==> flow/design.v <==
module ALU(
    input [31:0] rs1,
    input [31:0] rs2,
    input [3:0]  ALUControl,
    output logic [31:0] rd
);
localparam ADD  = 4'b0000;
localparam SUB  = 4'b1000;
localparam SLL  = 4'b0001;
localparam SLT  = 4'b0010;
localparam SLTU = 4'b0011;
localparam XOR  = 4'b0100;
localparam SRL  = 4'b0101;
localparam SRA  = 4'b1101;
localparam OR   = 4'b0110;
localparam AND  = 4'b0111;
always_comb begin
    unique case (ALUControl) 
        ADD: begin
            rd = rs1 + rs2;
        end
        SUB: begin
            rd = rs1 - rs2;
        end
        SLL: begin
            rd = $unsigned(rs1) << rs2[4:0];
        end
        SLT: begin
            rd = $signed(rs1) < $signed(rs2) ? 1 : 0;
        end
        SLTU: begin
            rd = $unsigned(rs1) < $unsigned(rs2) ? 1 : 0;
        end
        XOR: begin
            rd = rs1 ^ rs2;
        end
        SRL: begin
            rd = $unsigned(rs1) >> rs2[4:0];
        end
        SRA: begin
            rd = $signed(rs1) >>> rs2[4:0];
        end
        OR: begin
            rd = rs1 | rs2;
        end
        AND: begin
            rd = rs1 & rs2;
        end
        default: begin
            rd = 32'b0;
        end
    endcase
end
endmodule
module ALU_Control_Unit(
    input [1:0] ALUOp,
    input [6:0] funct7,
    input [2:0] funct3,
    output logic [3:0] ALUControl
);
localparam ADD  = 4'b0000;
localparam SUB  = 4'b1000;
localparam SLL  = 4'b0001;
localparam SLT  = 4'b0010;
localparam SLTU = 4'b0011;
localparam XOR  = 4'b0100;
localparam SRL  = 4'b0101;
localparam SRA  = 4'b1101;
localparam OR   = 4'b0110;
localparam AND  = 4'b0111;
always_comb begin
    unique case (ALUOp) 
        2'b00: begin
            ALUControl = ADD;
        end
        2'b01: begin
            ALUControl = SUB;
        end
        2'b10: begin
            ALUControl = {funct7[5], funct3};
        end
        2'b11: begin
            if (funct3 == 3'b101) begin         
                ALUControl = {funct7[5], funct3};
            end
            else begin
                ALUControl = {1'b0, funct3};
            end
        end
        default: begin
            ALUControl = ADD;
        end
    endcase
end
endmodule
module Control_Unit(
    input  logic [6:0]  opcode,
    output logic [1:0]  ALUOp,       
    output logic [1:0]  ALUSrcA,     
    output logic        ALUSrcB,            
    output logic        Branch,
    output logic        Jal,
    output logic        Jalr,
    output logic        MemWrite,
    output logic        MemRead,
    output logic [1:0]  ResultSrc,    
    output logic        RegWrite,
    output logic        FALUEnable          
);
always_comb begin
    ALUOp = 2'b00;
    ALUSrcA = 2'b00;
    ALUSrcB = 1'b0;
    Branch = 1'b0;
    Jal = 1'b0;
    Jalr = 1'b0;
    MemWrite = 1'b0;
    MemRead = 1'b0;
    ResultSrc = 2'b00;
    RegWrite = 1'b0;
    FALUEnable = 1'b0;
    case (opcode)
        7'b0110011: begin
            ALUOp = 2'b10;
            RegWrite = 1'b1;
        end
        7'b0000011: begin
            ALUSrcB = 1'b1;
            MemRead = 1'b1;
            ResultSrc = 2'b01;
            RegWrite = 1'b1;
        end
        7'b0010011: begin
            ALUOp = 2'b11;
            ALUSrcB = 1'b1;
            RegWrite = 1'b1;
        end
        7'b1100111: begin
            ALUSrcB = 1'b1;
            Jalr = 1'b1;
            ResultSrc = 2'b10;
            RegWrite = 1'b1;
        end
        7'b0100011: begin
            ALUSrcB = 1'b1;
            MemWrite = 1'b1;
        end
        7'b1100011: begin
            ALUOp = 2'b01;
            Branch = 1'b1;
        end
        7'b0010111: begin
            ALUSrcA = 2'b01;
            ALUSrcB = 1'b1;
            RegWrite = 1'b1;
        end
        7'b0110111: begin
            ALUSrcA = 2'b10;
            ALUSrcB = 1'b1;
            RegWrite = 1'b1;
        end
        7'b1101111: begin
            Jal = 1'b1;
            ResultSrc = 2'b10;
            RegWrite = 1'b1;
        end
    endcase
end
endmodule
module EX_MEM_Reg(
    input clk,
    input rst,
    input [31:0] EX_pc4,
    input [31:0] EX_alu_result,
    input [31:0] EX_rs2_data,
    input [4:0]  EX_rd,
    input [2:0]  EX_funct3,
    input        EX_MemWrite,
    input        EX_MemRead,
    input        EX_RegWrite,
    input [1:0]  EX_ResultSrc,
    output logic [31:0] MEM_pc4,
    output logic [31:0] MEM_alu_result,
    output logic [31:0] MEM_rs2_data,
    output logic [4:0]  MEM_rd,
    output logic [2:0]  MEM_funct3,
    output logic        MEM_MemWrite,
    output logic        MEM_MemRead,
    output logic        MEM_RegWrite,
    output logic [1:0]  MEM_ResultSrc
);
always_ff @(posedge clk or posedge rst) begin
    if (rst) begin
        MEM_pc4         <= 32'b0;
        MEM_alu_result  <= 32'b0;
        MEM_rs2_data    <= 32'b0;
        MEM_rd          <= 5'b0;
        MEM_funct3      <= 3'b0;
        MEM_MemWrite    <= 1'b0;
        MEM_MemRead     <= 1'b0;
        MEM_RegWrite    <= 1'b0;
        MEM_ResultSrc   <= 2'b0;
    end
    else begin
        MEM_pc4         <= EX_pc4;
        MEM_alu_result  <= EX_alu_result;
        MEM_rs2_data    <= EX_rs2_data;
        MEM_rd          <= EX_rd;
        MEM_funct3      <= EX_funct3;
        MEM_MemWrite    <= EX_MemWrite;
        MEM_MemRead     <= EX_MemRead;
        MEM_RegWrite    <= EX_RegWrite;
        MEM_ResultSrc   <= EX_ResultSrc;
    end
end
endmodule
module Forwarding_Unit(
    input [4:0] EX_rs1,
    input [4:0] EX_rs2,
    input [4:0] MEM_rd,
    input       MEM_RegWrite,
    input [4:0] WB_rd,
    input       WB_RegWrite,
    output logic [1:0] ForwardA,
    output logic [1:0] ForwardB
);
always_comb begin
    ForwardA = 2'b00;
    if (MEM_RegWrite && (MEM_rd != 5'b0) && (MEM_rd == EX_rs1)) begin
        ForwardA = 2'b01;
    end
    else if (WB_RegWrite && (WB_rd != 5'b0) && (WB_rd == EX_rs1)) begin
        ForwardA = 2'b10;
    end 
end
always_comb begin
    ForwardB = 2'b00;
    if (MEM_RegWrite && (MEM_rd != 5'b0) && (MEM_rd == EX_rs2)) begin
        ForwardB = 2'b01;
    end
    else if (WB_RegWrite && (WB_rd != 5'b0) && (WB_rd == EX_rs2)) begin
        ForwardB = 2'b10;
    end 
end
endmodule
module Hazard_Detection_Unit(
    input [4:0] ID_rs1,
    input [4:0] ID_rs2,
    input [4:0] EX_rd,
    input       EX_MemRead,
    input ID_Branch,
    input ID_take_branch,
    input ID_Jal,
    input ID_Jalr,
    input ID_Branch_Stall,
    output logic Stall,
    output logic IF_ID_flush,
    output logic ID_EX_flush
);
logic load_use_hazard;
always_comb begin
    load_use_hazard = 1'b0;
    if (EX_MemRead) begin
        if ((EX_rd == ID_rs1) || (EX_rd == ID_rs2)) begin
            if (EX_rd != 5'b0) begin
                load_use_hazard = 1'b1;
            end
        end
    end
end
logic control_hazard;
logic branch_hazard;     
logic jump_hazard;       
always_comb begin
    branch_hazard = 1'b0;
    jump_hazard = 1'b0;
    if (ID_Branch && ID_take_branch) begin
        branch_hazard = 1'b1;
    end
    if (ID_Jal || ID_Jalr) begin
        jump_hazard = 1'b1;
    end
    control_hazard = (branch_hazard || jump_hazard) && !Stall;
end
assign Stall = ID_Branch_Stall || load_use_hazard;
always_comb begin
    IF_ID_flush = 1'b0;
    if (control_hazard) begin
        IF_ID_flush = 1'b1;
    end
end
always_comb begin
    ID_EX_flush = 1'b0;
    if (Stall) begin
        ID_EX_flush = 1'b1;
    end
    if (branch_hazard && control_hazard) begin
        ID_EX_flush = 1'b1;
    end
end
endmodule
module ID_EX_Reg(
    input clk,
    input rst,
    input flush,
    input [31:0] ID_PC,
    input [31:0] ID_pc4,
    input [31:0] ID_rs1_data,
    input [31:0] ID_rs2_data,
    input [31:0] ID_imm,
    input [4:0] ID_rs1,
    input [4:0] ID_rs2,
    input [4:0] ID_rd,
    input [2:0] ID_funct3,
    input [3:0] ID_ALUControl,
    input [1:0] ID_ALUSrcA,
    input       ID_ALUSrcB,
    input       ID_MemWrite,
    input       ID_MemRead,
    input       ID_RegWrite,
    input [1:0] ID_ResultSrc,
    output logic [31:0] EX_PC,
    output logic [31:0] EX_pc4,
    output logic [31:0] EX_rs1_data,
    output logic [31:0] EX_rs2_data,
    output logic [31:0] EX_imm,
    output logic [4:0] EX_rs1,
    output logic [4:0] EX_rs2,
    output logic [4:0] EX_rd,
    output logic [2:0] EX_funct3,
    output logic [3:0] EX_ALUControl,
    output logic [1:0] EX_ALUSrcA,
    output logic       EX_ALUSrcB,
    output logic       EX_MemWrite,
    output logic       EX_MemRead,
    output logic       EX_RegWrite,
    output logic [1:0] EX_ResultSrc
);
always_ff @(posedge clk or posedge rst) begin
    if (rst) begin
        EX_PC       <= 32'b0;
        EX_pc4      <= 32'b0;
        EX_rs1_data <= 32'b0;
        EX_rs2_data <= 32'b0;
        EX_imm      <= 32'b0;
        EX_rs1      <= 5'b0;
        EX_rs2      <= 5'b0;
        EX_rd       <= 5'b0;
        EX_funct3   <= 3'b0;
        EX_ALUControl <= 4'b0;
        EX_ALUSrcA  <= 2'b0;
        EX_ALUSrcB  <= 1'b0;
        EX_MemWrite <= 1'b0;
        EX_MemRead  <= 1'b0;
        EX_RegWrite <= 1'b0;
        EX_ResultSrc <= 2'b0;
    end
    else if (flush) begin
        EX_PC       <= 32'b0;
        EX_pc4      <= 32'b0;
        EX_rs1_data <= 32'b0;
        EX_rs2_data <= 32'b0;
        EX_imm      <= 32'b0;
        EX_rs1      <= 5'b0;
        EX_rs2      <= 5'b0;
        EX_rd       <= 5'b0;
        EX_funct3   <= 3'b0;
        EX_ALUControl <= 4'b0;
        EX_ALUSrcA  <= 2'b0;
        EX_ALUSrcB  <= 1'b0;
        EX_MemWrite <= 1'b0;
        EX_MemRead  <= 1'b0;
        EX_RegWrite <= 1'b0;
        EX_ResultSrc <= 2'b0;
    end
    else begin
        EX_PC       <= ID_PC;
        EX_pc4      <= ID_pc4;
        EX_rs1_data <= ID_rs1_data;
        EX_rs2_data <= ID_rs2_data;
        EX_imm      <= ID_imm;
        EX_rs1      <= ID_rs1;
        EX_rs2      <= ID_rs2;
        EX_rd       <= ID_rd;
        EX_funct3   <= ID_funct3;
        EX_ALUControl <= ID_ALUControl;
        EX_ALUSrcA  <= ID_ALUSrcA;
        EX_ALUSrcB  <= ID_ALUSrcB;
        EX_MemWrite <= ID_MemWrite;
        EX_MemRead  <= ID_MemRead;
        EX_RegWrite <= ID_RegWrite;
        EX_ResultSrc <= ID_ResultSrc;
    end
end
endmodule
module ID_Forwarding_Unit(
    input [4:0] ID_rs1,
    input [4:0] ID_rs2,
    input       ID_Branch,       
    input       ID_Jalr,
    input [4:0] EX_rd,
    input       EX_RegWrite,
    input       EX_MemRead,
    input [4:0] MEM_rd,
    input       MEM_RegWrite,
    input       MEM_MemRead,
    input [4:0] WB_rd,
    input       WB_RegWrite,
    output logic [1:0] ID_ForwardA,
    output logic [1:0] ID_ForwardB,
    output logic ID_Branch_Stall
);
logic need_forwarding;
assign need_forwarding = ID_Branch || ID_Jalr;
always_comb begin
    ID_ForwardA = 2'b00;
    if (need_forwarding) begin
        if (MEM_RegWrite && (MEM_rd != 5'b0) && (MEM_rd == ID_rs1)) begin
            ID_ForwardA = 2'b01;
        end
        else if (WB_RegWrite && (WB_rd != 5'b0) && (WB_rd == ID_rs1)) begin
            ID_ForwardA = 2'b10;
        end
    end
end
always_comb begin
    ID_ForwardB = 2'b00;
    if (need_forwarding) begin
        if (MEM_RegWrite && (MEM_rd != 5'b0) && (MEM_rd == ID_rs2)) begin
            ID_ForwardB = 2'b01;
        end
        else if (WB_RegWrite && (WB_rd != 5'b0) && (WB_rd == ID_rs2)) begin
            ID_ForwardB = 2'b10;
        end
    end
end
always_comb begin
    ID_Branch_Stall = 1'b0;
    if (need_forwarding) begin
        if (EX_RegWrite && (EX_rd != 5'b0)) begin
            if ((EX_rd == ID_rs1) || (EX_rd == ID_rs2)) begin
                ID_Branch_Stall = 1'b1;
            end
        end
        if (MEM_MemRead && MEM_RegWrite && (MEM_rd != 5'b0)) begin
            if ((MEM_rd == ID_rs1) || (MEM_rd == ID_rs2)) begin
                ID_Branch_Stall = 1'b1;
            end
        end
    end
end
endmodule
module IF_ID_Reg(
    input clk,
    input rst,
    input stall,
    input flush,
    input [31:0] IF_PC,
    input [31:0] IF_pc4,
    input [31:0] IF_instr,
    output logic [31:0] ID_PC,
    output logic [31:0] ID_pc4,
    output logic [31:0] ID_instr
);
always_ff @(posedge clk or posedge rst) begin
    if (rst) begin
        ID_PC       <= 32'b0;
        ID_pc4      <= 32'b0;
        ID_instr    <= 32'h00000013;  
    end
    else if (flush) begin
        ID_PC       <= 32'b0;
        ID_pc4      <= 32'b0;
        ID_instr    <= 32'h00000013;
    end
    else if (!stall) begin
        ID_PC       <= IF_PC;
        ID_pc4      <= IF_pc4;
        ID_instr    <= IF_instr;
    end
end
endmodule
module MEM_WB_Reg(
    input clk,
    input rst,
    input [31:0] MEM_pc4,
    input [31:0] MEM_alu_result,
    input [31:0] MEM_load_data,
    input [4:0]  MEM_rd,
    input        MEM_RegWrite,
    input [1:0]  MEM_ResultSrc,
    output logic [31:0] WB_pc4,
    output logic [31:0] WB_alu_result,
    output logic [31:0] WB_load_data,
    output logic [4:0]  WB_rd,
    output logic        WB_RegWrite,
    output logic [1:0]  WB_ResultSrc
);
always_ff @(posedge clk or posedge rst) begin
    if (rst) begin
        WB_pc4          <= 32'b0;
        WB_alu_result   <= 32'b0;
        WB_load_data    <= 32'b0;
        WB_rd           <= 5'b0;
        WB_RegWrite     <= 1'b0;
        WB_ResultSrc    <= 2'b0;
    end
    else begin
        WB_pc4          <= MEM_pc4;
        WB_alu_result   <= MEM_alu_result;
        WB_load_data    <= MEM_load_data;
        WB_rd           <= MEM_rd;
        WB_RegWrite     <= MEM_RegWrite;
        WB_ResultSrc    <= MEM_ResultSrc;
    end
end
endmodule
module branch_decision(
    input       Branch,
    input [2:0] funct3,
    input       eq,
    input       lt,
    input       ltu,
    output logic take_branch
);
localparam BEQ  = 3'b000;
localparam BNE  = 3'b001;
localparam BLT  = 3'b100;
localparam BGE  = 3'b101;
localparam BLTU = 3'b110;
localparam BGEU = 3'b111;
always_comb begin
    if (!Branch) begin
        take_branch = 1'b0;
    end
    else begin
        case (funct3)
            BEQ: begin
                take_branch = eq;
            end
            BNE: begin
                take_branch = ~eq;
            end
            BLT: begin
                take_branch = lt;
            end
            BGE: begin
                take_branch = ~lt;
            end
            BLTU: begin
                take_branch = ltu;
            end
            BGEU: begin
                take_branch = ~ltu;
            end
            default: begin
                take_branch = 1'b0;
            end
        endcase
    end
end
endmodule
module comparator(
    input [31:0] rs1,
    input [31:0] rs2,
    output logic eq,
    output logic lt,
    output logic ltu
);
assign eq = (rs1 == rs2);
assign lt = ($signed(rs1) < $signed(rs2));
assign ltu = (rs1 < rs2);
endmodule
module imm_gen(
    input  logic [31:0] instr,
    output logic [31:0] imm
);
logic [6:0] opcode;
assign opcode = instr[6:0];
always_comb begin
    case(opcode) 
        7'b0000011, 7'b0010011, 7'b1100111: begin
            imm = {{20{instr[31]}}, instr[31:20]};
        end
        7'b0100011: begin
            imm = {{20{instr[31]}}, instr[31:25], instr[11:7]};
        end
        7'b1100011: begin
            imm = {{19{instr[31]}}, instr[31], instr[7], instr[30:25], instr[11:8], 1'b0};
        end
        7'b0010111, 7'b0110111: begin
            imm = {instr[31:12], 12'b0};
        end
        7'b1101111: begin
            imm = {{11{instr[31]}}, instr[31], instr[19:12], instr[20], instr[30:21], 1'b0};
        end
        default: begin
            imm = 32'b0;
        end
    endcase
end
endmodule
module load_data(
    input        MemRead,
    input [31:0] dm_rdata,
    input [2:0]  funct3,
    input [31:0] alu_result,
    output logic [31:0] load_data_final
);
localparam LW  = 3'b010;
localparam LB  = 3'b000;
localparam LH  = 3'b001;
localparam LBU = 3'b100;
localparam LHU = 3'b101;
always_comb begin
    load_data_final = 32'b0;
    if (MemRead) begin
        load_data_final = dm_rdata;
        case (funct3)
            LW: begin
                load_data_final = dm_rdata;
            end
            LB: begin
                case (alu_result[1:0]) 
                    2'b00: load_data_final = {{24{dm_rdata[7]}}, dm_rdata[7:0]};
                    2'b01: load_data_final = {{24{dm_rdata[15]}}, dm_rdata[15:8]};
                    2'b10: load_data_final = {{24{dm_rdata[23]}}, dm_rdata[23:16]};
                    2'b11: load_data_final = {{24{dm_rdata[31]}}, dm_rdata[31:24]};
                endcase
            end
            LH: begin
                case (alu_result[1])
                    1'b0: load_data_final = {{16{dm_rdata[15]}}, dm_rdata[15:0]};
                    1'b1: load_data_final = {{16{dm_rdata[31]}}, dm_rdata[31:16]};
                endcase
            end
            LBU: begin
                case (alu_result[1:0])
                    2'b00: load_data_final = {24'b0, dm_rdata[7:0]};
                    2'b01: load_data_final = {24'b0, dm_rdata[15:8]};
                    2'b10: load_data_final = {24'b0, dm_rdata[23:16]};
                    2'b11: load_data_final = {24'b0, dm_rdata[31:24]};
                endcase
            end 
            LHU: begin
                case(alu_result[1])
                    1'b0: load_data_final = {16'b0, dm_rdata[15:0]};
                    1'b1: load_data_final = {16'b0, dm_rdata[31:16]};
                endcase
            end
        endcase
    end
end
endmodule
module pc_mux(
    input [1:0]  PCSel,
    input [31:0] pc4,
    input [31:0] pc_imm,
    input [31:0] ALU_Result,
    output logic [31:0] pc_next
);
always_comb begin
    case (PCSel)
        2'b00: begin
            pc_next = pc4;
        end
        2'b01: begin
            pc_next = pc_imm;
        end
        2'b10: begin
            pc_next = {ALU_Result[31:1], 1'b0};
        end
        default: begin
            pc_next = pc4;
        end
    endcase
end
endmodule
module pc_select(
    input Branch,
    input take_branch,
    input Jal,
    input Jalr,
    output logic [1:0] PCSel
);
always_comb begin
    if (Jalr) begin
        PCSel = 2'b10;
    end
    else if (Jal) begin
        PCSel = 2'b01;
    end
    else if (Branch && take_branch) begin
        PCSel = 2'b01;
    end
    else begin
        PCSel = 2'b00;
    end
end
endmodule
module regfile(
    input logic clk,
    input  logic [4:0]  rs1_addr,
    input  logic [4:0]  rs2_addr,
    output logic [31:0] rs1_data,
    output logic [31:0] rs2_data,
    input  logic        we,
    input  logic [4:0]  rd_addr,
    input  logic [31:0] rd_data
);
logic [31:0] regs [31:0];
assign rs1_data = (rs1_addr == 5'b0) ? 32'b0 :
                  (we && (rd_addr == rs1_addr)) ? rd_data : regs[rs1_addr];
assign rs2_data = (rs2_addr == 5'b0) ? 32'b0 :
                  (we && (rd_addr == rs2_addr)) ? rd_data : regs[rs2_addr];
always_ff @(posedge clk) begin
    if (we && (rd_addr != 5'b0)) begin
        regs[rd_addr] <= rd_data;
    end
end
endmodule
module store_data(
    input [2:0]  funct3,
    input        MemWrite,
    input [31:0] rs2_data,
    input [31:0] alu_result,
    output logic [3:0]  dm_web,
    output logic [31:0] dm_wdata
);
localparam SW = 3'b010;
localparam SB = 3'b000;
localparam SH = 3'b001;
always_comb begin
    dm_wdata = 32'b0;
    dm_web = 4'b1111;
    if (MemWrite) begin
        case(funct3)
            SB: begin
                dm_wdata = {4{rs2_data[7:0]}};
                case (alu_result[1:0]) 
                    2'b00: dm_web = 4'b1110;
                    2'b01: dm_web = 4'b1101;
                    2'b10: dm_web = 4'b1011;
                    2'b11: dm_web = 4'b0111;
                endcase
            end
            SH: begin
                dm_wdata = {2{rs2_data[15:0]}};
                case (alu_result[1:0]) 
                    2'b00: dm_web = 4'b1100;
                    2'b10: dm_web = 4'b0011;
                    default: dm_web = 4'b1111;
                endcase
            end
            SW: begin
                dm_wdata = rs2_data;
                dm_web = 4'b0;
            end
            default: begin
                dm_wdata = rs2_data;
                dm_web = 4'b1111;
            end
        endcase
    end
end
endmodule
module CPU(
    input logic clk,
    input logic rst,
    output logic [31:0] im_addr,
    input  logic [31:0] im_rdata,     
    output logic [31:0] dm_addr,
    output logic [31:0] dm_wdata,    
    output logic [3:0]  dm_web,       
    input  logic [31:0] dm_rdata      
);
logic [31:0] IF_PC;
logic [31:0] IF_pc4;
logic [31:0] IF_PC_next;
logic [31:0] IF_instr;
logic [31:0] ID_PC;
logic [31:0] ID_pc4;
logic [31:0] ID_instr;
logic IF_ID_stall;
logic IF_ID_flush;
logic [6:0] ID_opcode;
logic [4:0] ID_rd;
logic [2:0] ID_funct3;
logic [4:0] ID_rs1;
logic [4:0] ID_rs2;
logic [6:0] ID_funct7;
logic [31:0] ID_rs1_data;
logic [31:0] ID_rs2_data;
logic [31:0] ID_imm;
logic [1:0] ID_ALUOp;
logic [1:0] ID_ALUSrcA;
logic ID_ALUSrcB;
logic ID_Branch;
logic ID_Jal;
logic ID_Jalr;
logic ID_MemWrite;
logic ID_MemRead;
logic ID_RegWrite;
logic [1:0] ID_ResultSrc;
logic [3:0] ID_ALUControl;
logic [31:0] ID_pc_imm;
logic [31:0] ID_jalr_target;
logic ID_eq;
logic ID_lt;
logic ID_ltu;
logic ID_take_branch;
logic [1:0] ID_PCSel;
logic [1:0] ID_ForwardA;
logic [1:0] ID_ForwardB;
logic [31:0] ID_forward_rs1;
logic [31:0] ID_forward_rs2;
logic ID_Branch_Stall;
logic ID_EX_flush;
logic [31:0] EX_PC;
logic [31:0] EX_pc4;
logic [31:0] EX_rs1_data;
logic [31:0] EX_rs2_data;
logic [31:0] EX_imm;
logic [4:0] EX_rs1;
logic [4:0] EX_rs2;
logic [4:0] EX_rd;
logic [2:0] EX_funct3;
logic [3:0] EX_ALUControl;
logic [1:0] EX_ALUSrcA;
logic EX_ALUSrcB;
logic EX_MemWrite;
logic EX_MemRead;
logic EX_RegWrite;
logic [1:0] EX_ResultSrc;
logic [31:0] EX_alu_in1;
logic [31:0] EX_alu_in2;
logic [31:0] EX_alu_result;
logic [1:0] ForwardA;
logic [1:0] ForwardB;
logic [31:0] EX_forward_rs1;
logic [31:0] EX_forward_rs2;
logic [31:0] MEM_pc4;
logic [31:0] MEM_alu_result;
logic [31:0] MEM_rs2_data;
logic [4:0] MEM_rd;
logic [2:0] MEM_funct3;
logic MEM_MemWrite;
logic MEM_MemRead;
logic MEM_RegWrite;
logic [1:0] MEM_ResultSrc;
logic [31:0] MEM_load_data;
logic [31:0] MEM_fwd_data;
logic [31:0] WB_pc4;
logic [31:0] WB_alu_result;
logic [31:0] WB_load_data;
logic [4:0] WB_rd;
logic WB_RegWrite;
logic [1:0] WB_ResultSrc;
logic [31:0] WB_write_data;
assign im_addr = IF_PC;
assign IF_instr = im_rdata;
assign IF_pc4 = IF_PC + 32'd4;
pc_mux u_pc_mux(
    .PCSel(ID_PCSel),
    .pc4(IF_pc4),
    .pc_imm(ID_pc_imm),
    .ALU_Result(ID_jalr_target),
    .pc_next(IF_PC_next)
);
always_ff @(posedge clk or posedge rst) begin
    if (rst) begin
        IF_PC <= 32'b0;
    end
    else if (!IF_ID_stall) begin
        IF_PC <= IF_PC_next;
    end
end
Hazard_Detection_Unit u_hazard_detection(
    .ID_rs1(ID_rs1),
    .ID_rs2(ID_rs2),
    .EX_rd(EX_rd),
    .EX_MemRead(EX_MemRead),
    .ID_Branch(ID_Branch),
    .ID_take_branch(ID_take_branch),
    .ID_Jal(ID_Jal),
    .ID_Jalr(ID_Jalr),
    .ID_Branch_Stall(ID_Branch_Stall),
    .Stall(IF_ID_stall),
    .IF_ID_flush(IF_ID_flush),
    .ID_EX_flush(ID_EX_flush)
);
IF_ID_Reg u_IF_ID_Reg(
    .clk(clk),
    .rst(rst),
    .stall(IF_ID_stall),
    .flush(IF_ID_flush),
    .IF_PC(IF_PC),
    .IF_pc4(IF_pc4),
    .IF_instr(IF_instr),
    .ID_PC(ID_PC),
    .ID_pc4(ID_pc4),
    .ID_instr(ID_instr)
);
assign ID_opcode = ID_instr[6:0];
assign ID_rd = ID_instr[11:7];
assign ID_funct3 = ID_instr[14:12];
assign ID_rs1 = ID_instr[19:15];
assign ID_rs2 = ID_instr[24:20];
assign ID_funct7 = ID_instr[31:25];
regfile u_regfile(
    .clk(clk),
    .rs1_addr(ID_rs1),
    .rs2_addr(ID_rs2),
    .rs1_data(ID_rs1_data),
    .rs2_data(ID_rs2_data),
    .we(WB_RegWrite),
    .rd_addr(WB_rd),
    .rd_data(WB_write_data)
);
imm_gen u_imm(
    .instr(ID_instr),
    .imm(ID_imm)
);
assign ID_pc_imm = ID_PC + ID_imm;
assign ID_jalr_target = ID_forward_rs1 + ID_imm;
ID_Forwarding_Unit u_id_forwarding(
    .ID_rs1(ID_rs1),
    .ID_rs2(ID_rs2),
    .ID_Branch(ID_Branch),
    .ID_Jalr(ID_Jalr),
    .EX_rd(EX_rd),
    .EX_RegWrite(EX_RegWrite),
    .EX_MemRead(EX_MemRead),
    .MEM_rd(MEM_rd),
    .MEM_RegWrite(MEM_RegWrite),
    .MEM_MemRead(MEM_MemRead),
    .WB_rd(WB_rd),
    .WB_RegWrite(WB_RegWrite),
    .ID_ForwardA(ID_ForwardA),
    .ID_ForwardB(ID_ForwardB),
    .ID_Branch_Stall(ID_Branch_Stall)
);
always_comb begin
    case (ID_ForwardA)
        2'b00: ID_forward_rs1 = ID_rs1_data;
        2'b01: ID_forward_rs1 = MEM_fwd_data;
        2'b10: ID_forward_rs1 = WB_write_data;
        default: ID_forward_rs1 = ID_rs1_data;
    endcase
end
always_comb begin
    case (ID_ForwardB)
        2'b00: ID_forward_rs2 = ID_rs2_data;
        2'b01: ID_forward_rs2 = MEM_fwd_data;
        2'b10: ID_forward_rs2 = WB_write_data;
        default: ID_forward_rs2 = ID_rs2_data;
    endcase
end
Control_Unit u_ctrl(
    .opcode(ID_opcode),
    .ALUOp(ID_ALUOp),
    .ALUSrcA(ID_ALUSrcA),
    .ALUSrcB(ID_ALUSrcB),
    .Branch(ID_Branch),
    .Jal(ID_Jal),
    .Jalr(ID_Jalr),
    .MemWrite(ID_MemWrite),
    .MemRead(ID_MemRead),
    .ResultSrc(ID_ResultSrc),
    .RegWrite(ID_RegWrite),
    .FALUEnable()
);
ALU_Control_Unit u_aluctrl(
    .ALUOp(ID_ALUOp),
    .funct7(ID_funct7),
    .funct3(ID_funct3),
    .ALUControl(ID_ALUControl)
);
comparator u_com(
    .rs1(ID_forward_rs1),
    .rs2(ID_forward_rs2),
    .eq(ID_eq),
    .lt(ID_lt),
    .ltu(ID_ltu)
);
branch_decision u_br_dec(
    .Branch(ID_Branch),
    .funct3(ID_funct3),
    .eq(ID_eq),
    .lt(ID_lt),
    .ltu(ID_ltu),
    .take_branch(ID_take_branch)
);
pc_select u_pc_sel(
    .Branch(ID_Branch),
    .take_branch(ID_take_branch),
    .Jal(ID_Jal),
    .Jalr(ID_Jalr),
    .PCSel(ID_PCSel)
);
ID_EX_Reg u_ID_EX_Reg(
    .clk(clk),
    .rst(rst),
    .flush(ID_EX_flush),
    .ID_PC(ID_PC),
    .ID_pc4(ID_pc4),
    .ID_rs1_data(ID_rs1_data),
    .ID_rs2_data(ID_rs2_data),
    .ID_imm(ID_imm),
    .ID_rs1(ID_rs1),
    .ID_rs2(ID_rs2),
    .ID_rd(ID_rd),
    .ID_funct3(ID_funct3),
    .ID_ALUControl(ID_ALUControl),
    .ID_ALUSrcA(ID_ALUSrcA),
    .ID_ALUSrcB(ID_ALUSrcB),
    .ID_MemWrite(ID_MemWrite),
    .ID_MemRead(ID_MemRead),
    .ID_RegWrite(ID_RegWrite),
    .ID_ResultSrc(ID_ResultSrc),
    .EX_PC(EX_PC),
    .EX_pc4(EX_pc4),
    .EX_rs1_data(EX_rs1_data),
    .EX_rs2_data(EX_rs2_data),
    .EX_imm(EX_imm),
    .EX_rs1(EX_rs1),
    .EX_rs2(EX_rs2),
    .EX_rd(EX_rd),
    .EX_funct3(EX_funct3),
    .EX_ALUControl(EX_ALUControl),
    .EX_ALUSrcA(EX_ALUSrcA),
    .EX_ALUSrcB(EX_ALUSrcB),
    .EX_MemWrite(EX_MemWrite),
    .EX_MemRead(EX_MemRead),
    .EX_RegWrite(EX_RegWrite),
    .EX_ResultSrc(EX_ResultSrc)
);
Forwarding_Unit u_forwarding(
    .EX_rs1(EX_rs1),
    .EX_rs2(EX_rs2),
    .MEM_rd(MEM_rd),
    .MEM_RegWrite(MEM_RegWrite),
    .WB_rd(WB_rd),
    .WB_RegWrite(WB_RegWrite),
    .ForwardA(ForwardA),
    .ForwardB(ForwardB)
);
always_comb begin
    case (ForwardA)
        2'b00: EX_forward_rs1 = EX_rs1_data;
        2'b01: EX_forward_rs1 = MEM_fwd_data;
        2'b10: EX_forward_rs1 = WB_write_data;
        default: EX_forward_rs1 = EX_rs1_data;
    endcase
end
always_comb begin
    case (ForwardB)
        2'b00: EX_forward_rs2 = EX_rs2_data;
        2'b01: EX_forward_rs2 = MEM_fwd_data;
        2'b10: EX_forward_rs2 = WB_write_data;
        default: EX_forward_rs2 = EX_rs2_data;
    endcase
end
always_comb begin
    case (EX_ALUSrcA) 
        2'b00: EX_alu_in1 = EX_forward_rs1;
        2'b01: EX_alu_in1 = EX_PC;
        2'b10: EX_alu_in1 = 32'b0;
        default: EX_alu_in1 = EX_forward_rs1;
    endcase
end
assign EX_alu_in2 = (EX_ALUSrcB) ? EX_imm : EX_forward_rs2;
ALU u_alu(
    .rs1(EX_alu_in1),
    .rs2(EX_alu_in2),
    .ALUControl(EX_ALUControl),
    .rd(EX_alu_result)
);
EX_MEM_Reg u_EX_MEM_Reg(
    .clk(clk),
    .rst(rst),
    .EX_pc4(EX_pc4),
    .EX_alu_result(EX_alu_result),
    .EX_rs2_data(EX_forward_rs2),
    .EX_rd(EX_rd),
    .EX_funct3(EX_funct3),
    .EX_MemWrite(EX_MemWrite),
    .EX_MemRead(EX_MemRead),
    .EX_RegWrite(EX_RegWrite),
    .EX_ResultSrc(EX_ResultSrc),
    .MEM_pc4(MEM_pc4),
    .MEM_alu_result(MEM_alu_result),
    .MEM_rs2_data(MEM_rs2_data),
    .MEM_rd(MEM_rd),
    .MEM_funct3(MEM_funct3),
    .MEM_MemWrite(MEM_MemWrite),
    .MEM_MemRead(MEM_MemRead),
    .MEM_RegWrite(MEM_RegWrite),
    .MEM_ResultSrc(MEM_ResultSrc)
);
assign dm_addr = MEM_alu_result;
assign MEM_fwd_data = (MEM_ResultSrc == 2'b10) ? MEM_pc4 : MEM_alu_result;
store_data u_store_data(
    .funct3(MEM_funct3),
    .MemWrite(MEM_MemWrite),
    .rs2_data(MEM_rs2_data),
    .alu_result(MEM_alu_result),
    .dm_web(dm_web),
    .dm_wdata(dm_wdata)
);
load_data u_load_data(
    .MemRead(MEM_MemRead),
    .dm_rdata(dm_rdata),
    .funct3(MEM_funct3),
    .alu_result(MEM_alu_result),
    .load_data_final(MEM_load_data)
);
MEM_WB_Reg u_MEM_WB_Reg(
    .clk(clk),
    .rst(rst),
    .MEM_pc4(MEM_pc4),
    .MEM_alu_result(MEM_alu_result),
    .MEM_load_data(MEM_load_data),
    .MEM_rd(MEM_rd),
    .MEM_RegWrite(MEM_RegWrite),
    .MEM_ResultSrc(MEM_ResultSrc),
    .WB_pc4(WB_pc4),
    .WB_alu_result(WB_alu_result),
    .WB_load_data(WB_load_data),
    .WB_rd(WB_rd),
    .WB_RegWrite(WB_RegWrite),
    .WB_ResultSrc(WB_ResultSrc)
);
always_comb begin
    case (WB_ResultSrc)
        2'b00: WB_write_data = WB_alu_result;
        2'b01: WB_write_data = WB_load_data;
        2'b10: WB_write_data = WB_pc4;
        default: WB_write_data = 32'b0;
    endcase
end
endmodule
# From RTL to reports: CPU
# What the tools print for CPU, step after step.
# Line numbers count from 1 in the design file above.
# Operators carry their Yosys type and port widths (W data, S select, Z words).
# Library cell names are shortened.
# A cell with - has no value.
# design
top_module	CPU
clk_port	clk
lib	sky130hd
corner	tt_025C_1v80

# Word level
# Yosys after proc, flatten, opt, wreduce and memory -nomap, before mapping. Memory bits, and registers merged into a memory's read port (data or address), are not among the register bits. Print and check cells are not counted.
# Yosys's memory passes give these memory sizes; they may raise the number of words (mostly to a power of two), join words into wider ones and drop unused or constant bits.
# classes
n_addsub	5
n_cmp	4
eq_ne	60
n_shift	3
muxes	94
logic	7
n_reduce_logical	41
# op_table
op	n
$mux W32	20
$pmux W32 S2	9
$pmux W32 S4	3
$pmux W32 S10	1
$pmux W32 S5	1
$lt A32 B32 Y1	4
$add A32 B32 Y32	3
$pmux W32 S3	1
$eq A5 B5 Y1	10
$add A32 B3 Y32 const B	1
$sub A32 B32 Y32	1
$eq A32 B32 Y1	1
$and A32 B32 Y32	1
$or A32 B32 Y32	1
$xor A32 B32 Y32	1
$shl A32 B5 Y32	1
$shr A32 B5 Y32	1
$sshr A32 B5 Y32	1
$pmux W4 S4	2
$mux W1	29
$mux W2	14
$eq A2 B2 Y1 const B	12
$eq A7 B6 Y1 const B	3
$eq A7 B7 Y1 const B	3
$mux W5	4
$logic_and A1 B1 Y1	18
$eq A2 B1 Y1 const B	9
$eq A3 B3 Y1 const B	6
# Other operator kinds: 28; their cells: 53.
# bits
ff_bits	531
mem_bits_rw	1024
memories	1
out_inout_bits	100
# mem_list
name	words	width	read_ports	wr	line_no	source
u_regfile.regs	32	32	2	1	711	logic [31:0] regs [31:0];

# Longest topological paths
# Longest topological path by Yosys (ltp), each cell counted once; first at word level (registers and memories cut), then after technology mapping (sequential cells cut; the memories' decode and read muxes count).
# logic_depth
word_depth	19
ABC_AREA	0
mapped_depth	31
depth_no_buf	23

# After synthesis
# The flow's flattened synthesis, as Yosys stat reports it; memories are mapped. The netlist is that of the ABC_AREA named above (0 if unset); the other value can give another one.
# Totals and module areas in this step are rounded.
# types
cell_type	n	area_total_um2
edfxtp_1	1024	3.07E+04
dfrtp_1	522	1.31E+04
mux4_2	561	1.26E+04
mux2i_1	312	3.12E+03
ha_1	193	2.41E+03
nand2_1	502	1.88E+03
nor2_1	385	1.45E+03
o21ai_0	257	1.29E+03
clkbuf_1	320	1.2E+03
a21oi_1	228	1.14E+03
and2_1	170	1063.52
mux2_2	91	1.02E+03
a221oi_1	113	989.699
xnor2_1	94	823.29
o211ai_1	102	765.734
o31ai_1	89	668.141
a21o_1	84	630.605
xor2_1	59	516.746
# Not listed: further types 89, cells in them 1217.
# mapped
mapped_cells	6323
synth_area_um2	83310
ff_cells	1549
n_buf	484
# By module: a second synthesis without flattening, with its own total; a netlist apart from the flattened one above.
# unflattened
cells_unflattened	6748
area_unflattened_um2	86550
# Each row is one instance without its submodules.
# modules
mod	n_inst	n_cells	area_um2	mod_seq_area_um2
regfile	1	2481	47830	30750
CPU	1	1376	9612	800.8
ALU	1	1268	8730	0.0
ID_EX_Reg	1	402	6407	4755
IF_ID_Reg	1	311	3921	2406
EX_MEM_Reg	1	110	2731	2728
MEM_WB_Reg	1	105	2606	2602
comparator	1	115	825.8	0.0
load_data	1	120	793.3	0.0
store_data	1	106	721.9	0.0
pc_mux	1	113	640.6	0.0
imm_gen	1	79	546.8	0.0
ID_Forwarding_Unit	1	54	436.7	0.0
Forwarding_Unit	1	34	257.7	0.0
# Further modules, not shown: 5.

# Worst setup path after synthesis
# OpenSTA on the mapped netlist: ideal clock, no wires. The path of least setup slack (recovery checks aside). Input and output delay are each 20% of the period. Register names are those of the netlist, which keeps one name where synthesis merged equal registers.
# synth_timing
path_type	register to register
start	reg u_IF_ID_Reg.ID_instr[15]
end	reg IF_PC[30]
period_ns	8.5
setup_time_ns	0.135
launch_ns	0.000
arrival_ns	6.228
required_time_ns	8.365
slack_ns	2.137
path_delay_ns	6.363
driving_pins	24
period_less_setup_slack_ns	6.363
# "path_delay_ns" is the arrival time less input delay plus setup time.
# "driving_pins" counts driving pins, that of a launching flip-flop among them; a cell with two outputs on the path counts twice.
# "period_less_setup_slack_ns" = period - worst setup slack (recovery checks aside). The figure is calculated, with input and output delays left at 20% of the set period.
# Between the ends stands the longest chain of elaborated cells between them, by number of cells; it is not shown to be the way that was timed. Of several equally long chains one is given.
# A line is the first line of the expression or statement that the cell stems from. Yosys adds cells for indexed reads and writes and turns some case tables into memories.
# At most two assigning lines are given for a register; there are more.
# synth_between
path_cell_list	dfrtp_1 > buf_2 > buf_4 > buf_4 > clkbuf_1 > buf_1 > mux4_2 > mux4_2 > nand2_1 > o211ai_1 > o211ai_1 > a21oi_1 > fa_1 > a211oi_1 > o21ai_1 > a311o_1 > o21a_1 > o31a_1 > o41ai_1 > o21ai_0 > o41a_1 > a31oi_1 > xor2_1 > o211ai_1
elab_chain_cells	17
# synth_lines
element	line_no	source
start, declared	463	output logic [31:0] ID_instr
start, assigned	469	ID_instr    <= 32'h00000013;
start, assigned	479	ID_instr    <= IF_instr;
$eq A5 B5 Y1	421	else if (WB_RegWrite && (WB_rd != 5'b0) && (WB_rd == ID_rs1)) begin
$logic_and A1 B1 Y1	421
$mux W2	421
$mux W2	418	if (MEM_RegWrite && (MEM_rd != 5'b0) && (MEM_rd == ID_rs1)) begin
$mux W2	417	if (need_forwarding) begin
$eq A2 B2 Y1	944	case (ID_ForwardA)
$pmux W32 S2	944
[3 not listed]	-
$mux W1	533	if (!Branch) begin
$logic_and A1 B1 Y1	693	else if (Branch && take_branch) begin
$mux W1	693
$mux W2	690	else if (Jal) begin
$mux W2	687	if (Jalr) begin
$eq A2 B2 Y1	663	case (PCSel)
$pmux W32 S2	663
end, assigned	872	IF_PC <= 32'b0;
end, assigned	875	IF_PC <= IF_PC_next;
end, declared	777	logic [31:0] IF_PC;

# Timing after layout
# From the final timing report of entry A: the path of least setup slack in the routed layout; clock arrival at registers is part of the times.
# layout_timing
path_type	register to register
start	reg u_IF_ID_Reg.ID_instr[17]
end	reg u_IF_ID_Reg.ID_pc4[19]
period_ns	6.74
setup_time_ns	0.09
launch_ns	0.92
arrival_ns	7.34
required_time_ns	7.52
slack_ns	0.18
driving_pins	24
# Between the ends stands the longest chain of elaborated cells between them, by number of cells; it is not shown to be the way that was timed. Of several equally long chains one is given.
# At most two assigning lines are given for a register; there are more.
# layout_between
path_cell_list	dfrtp_4 > or3_2 > buf_4 > o22ai_1 > a221oi_1 > o211ai_1 > o211ai_1 > a21oi_1 > ha_1 > a21oi_1 > o21ai_1 > a2111oi_2 > buf_4 > a211oi_2 > o2111ai_2 > buf_4 > nand3b_1 > a311oi_1 > a31oi_2 > buf_12 > or2_4 > buf_4 > buf_4 > o31ai_1
elab_chain_cells	17
# layout_lines
element	line_no	source
start, declared	463	output logic [31:0] ID_instr
start, assigned	469	ID_instr    <= 32'h00000013;
start, assigned	479	ID_instr    <= IF_instr;
$eq A5 B5 Y1	421	else if (WB_RegWrite && (WB_rd != 5'b0) && (WB_rd == ID_rs1)) begin
$logic_and A1 B1 Y1	421
$mux W2	421
$mux W2	418	if (MEM_RegWrite && (MEM_rd != 5'b0) && (MEM_rd == ID_rs1)) begin
$mux W2	417	if (need_forwarding) begin
$eq A2 B2 Y1	944	case (ID_ForwardA)
$pmux W32 S2	944
[3 not listed]	-
$mux W1	533	if (!Branch) begin
$logic_and A1 B1 Y1	277	if (ID_Branch && ID_take_branch) begin
$mux W1	277
$logic_or A1 B1 Y1	283	control_hazard = (branch_hazard || jump_hazard) && !Stall;
$logic_and A1 B1 Y1	283
$mux W1	288	if (control_hazard) begin
$mux W32	471	else if (flush) begin
end, assigned	473	ID_pc4      <= 32'b0;
end, assigned	478	ID_pc4      <= IF_pc4;
end, declared	462	output logic [31:0] ID_pc4,

Subject: flow runs of CPU

Hi,

CPU through Yosys and OpenROAD on sky130hd: 4 stored runs, unordered, with their settings and measured results. The constraints put input and output delay at 20% of the set period each and load the outputs with 0.01 pF.
"period_less_ws_ns" = clock period - worst setup slack. The figure is calculated, with input and output delays left at 20% of the set period.
"worstPathTime_ns" is the time allowed to the run's worst setup path (the clock period less input and output delay, where it has them) less its slack. Clock arrival times count: a late capture clock shortens it, a late launch clock lengthens it.
"final_power_mw" rests on the timing tool's default activity at the inputs, not on a simulated workload.
Values from the reports are rounded here.

Entry A, flow files:
==> flow/run.sh <==
#!/bin/bash
# the make line also repeats the synthesis and layout settings of config.mk as NAME=value (left out here)
make -C /OpenROAD-flow-scripts/flow DESIGN_CONFIG=/design/flow/config.mk WORK_HOME=/design/flow/orfs CLKGATE_MAP_FILE= finish
==> flow/config.mk <==
export PLATFORM = sky130hd
export DESIGN_NAME = CPU
export DESIGN_NICKNAME = CPU
export VERILOG_FILES = /design/flow/design.v
export SDC_FILE = /design/flow/constraint.sdc
export NUM_CORES = 4
export LEC_CHECK = 0
export CAP_MARGIN = 0
export CELL_PAD_IN_SITES_DETAIL_PLACEMENT = 2
export CORE_MARGIN = 2
export CORE_UTILIZATION = 21
export PLACE_DENSITY_LB_ADDON = 0.17
export SLEW_MARGIN = 20
export TNS_END_PERCENT = 90
==> flow/constraint.sdc <==
create_clock -name core_clock -period 6.74 [get_ports {clk}]
set_input_delay 1.3480 -clock core_clock [delete_from_list [all_inputs] [get_ports {clk}]]
set_output_delay 1.3480 -clock core_clock [all_outputs]
set_load 0.01 [all_outputs]

==> results of entry A, as CSV <==
result,value
timing.setup.tns_ns,0.000
finalUtil_pct,25.9
finalCellArea_um2,102400
die_footprint_um2,401800
hold_ws_ns,0.336
final_power_mw,32.42
setup_ws_ns,0.179
period_less_ws_ns,6.561
yosys_chip_area_um2,83310
worstPathTime_ns,6.56
worstPathKind,"register to register"

Entry B, flow files:
==> flow/run.sh <==
#!/bin/bash
# the make line also repeats the synthesis and layout settings of config.mk as NAME=value (left out here)
make -C /OpenROAD-flow-scripts/flow DESIGN_CONFIG=/design/flow/config.mk WORK_HOME=/design/flow/orfs CLKGATE_MAP_FILE= finish
==> flow/config.mk <==
export PLATFORM = sky130hd
export DESIGN_NAME = CPU
export DESIGN_NICKNAME = CPU
export VERILOG_FILES = /design/flow/design.v
export SDC_FILE = /design/flow/constraint.sdc
export NUM_CORES = 4
export LEC_CHECK = 0
export CAP_MARGIN = 20
export CELL_PAD_IN_SITES_DETAIL_PLACEMENT = 1
export CORE_ASPECT_RATIO = 0.87
export CORE_MARGIN = 8
export CORE_UTILIZATION = 40
export CTS_CLUSTER_DIAMETER = 323
export CTS_CLUSTER_SIZE = 73
export GPL_ROUTABILITY_DRIVEN = 0
export GPL_TIMING_DRIVEN = 0
export HOLD_SLACK_MARGIN = 0.25
export MIN_ROUTING_LAYER = met2
export PLACE_DENSITY_LB_ADDON = 0.13
export SLEW_MARGIN = 20
export TNS_END_PERCENT = 25
==> flow/constraint.sdc <==
create_clock -name core_clock -period 6.26 [get_ports {clk}]
set_input_delay 1.2520 -clock core_clock [delete_from_list [all_inputs] [get_ports {clk}]]
set_output_delay 1.2520 -clock core_clock [all_outputs]
set_load 0.01 [all_outputs]

Entry B: not finished: routing ended with error GRT-0232

Entry C, flow files:
==> flow/run.sh <==
#!/bin/bash
# the make line also repeats the synthesis and layout settings of config.mk as NAME=value (left out here)
make -C /OpenROAD-flow-scripts/flow DESIGN_CONFIG=/design/flow/config.mk WORK_HOME=/design/flow/orfs CLKGATE_MAP_FILE= finish
==> flow/config.mk <==
export PLATFORM = sky130hd
export DESIGN_NAME = CPU
export DESIGN_NICKNAME = CPU
export VERILOG_FILES = /design/flow/design.v
export SDC_FILE = /design/flow/constraint.sdc
export NUM_CORES = 4
export LEC_CHECK = 0
export CAP_MARGIN = 20
export CORE_ASPECT_RATIO = 1.01
export CORE_MARGIN = 2
export CORE_UTILIZATION = 40
export GPL_TIMING_DRIVEN = 0
export SLEW_MARGIN = 20
export TNS_END_PERCENT = 80
==> flow/constraint.sdc <==
create_clock -name core_clock -period 8.5 [get_ports {clk}]
set_input_delay 1.7000 -clock core_clock [delete_from_list [all_inputs] [get_ports {clk}]]
set_output_delay 1.7000 -clock core_clock [all_outputs]
set_load 0.01 [all_outputs]

==> results of entry C, as CSV <==
result,value
period_less_ws_ns,8.560
worstPathTime_ns,8.56
worstPathKind,"register to register"
final_power_mw,25.43
die_footprint_um2,212000
finalCellArea_um2,98630
hold_ws_ns,0.348
setup_ws_ns,-0.060
timing.setup.tns_ns,-0.181
yosys_chip_area_um2,83310
finalUtil_pct,47.6

Entry D, flow files:
==> flow/run.sh <==
#!/bin/bash
# the make line also repeats the synthesis and layout settings of config.mk as NAME=value (left out here)
make -C /OpenROAD-flow-scripts/flow DESIGN_CONFIG=/design/flow/config.mk WORK_HOME=/design/flow/orfs CLKGATE_MAP_FILE= finish
==> flow/config.mk <==
export PLATFORM = sky130hd
export DESIGN_NAME = CPU
export DESIGN_NICKNAME = CPU
export VERILOG_FILES = /design/flow/design.v
export SDC_FILE = /design/flow/constraint.sdc
export NUM_CORES = 4
export LEC_CHECK = 0
export CAP_MARGIN = 35
export CORE_ASPECT_RATIO = 1.01
export CORE_MARGIN = 2
export CORE_UTILIZATION = 40
export GPL_TIMING_DRIVEN = 1
export SETUP_SLACK_MARGIN = 1.67
export SLEW_MARGIN = 20
export TNS_END_PERCENT = 80
==> flow/constraint.sdc <==
create_clock -name core_clock -period 8.5 [get_ports {clk}]
set_input_delay 1.7000 -clock core_clock [delete_from_list [all_inputs] [get_ports {clk}]]
set_output_delay 1.7000 -clock core_clock [all_outputs]
set_load 0.01 [all_outputs]

==> results of entry D, as CSV <==
result,value
period_less_ws_ns,6.744
hold_ws_ns,0.326
finalCellArea_um2,96020
yosys_chip_area_um2,83310
finalUtil_pct,46.3
final_power_mw,24.12
setup_ws_ns,1.756
timing.setup.tns_ns,0.000
worstPathTime_ns,6.74
worstPathKind,"register to register"
die_footprint_um2,212000

Regards
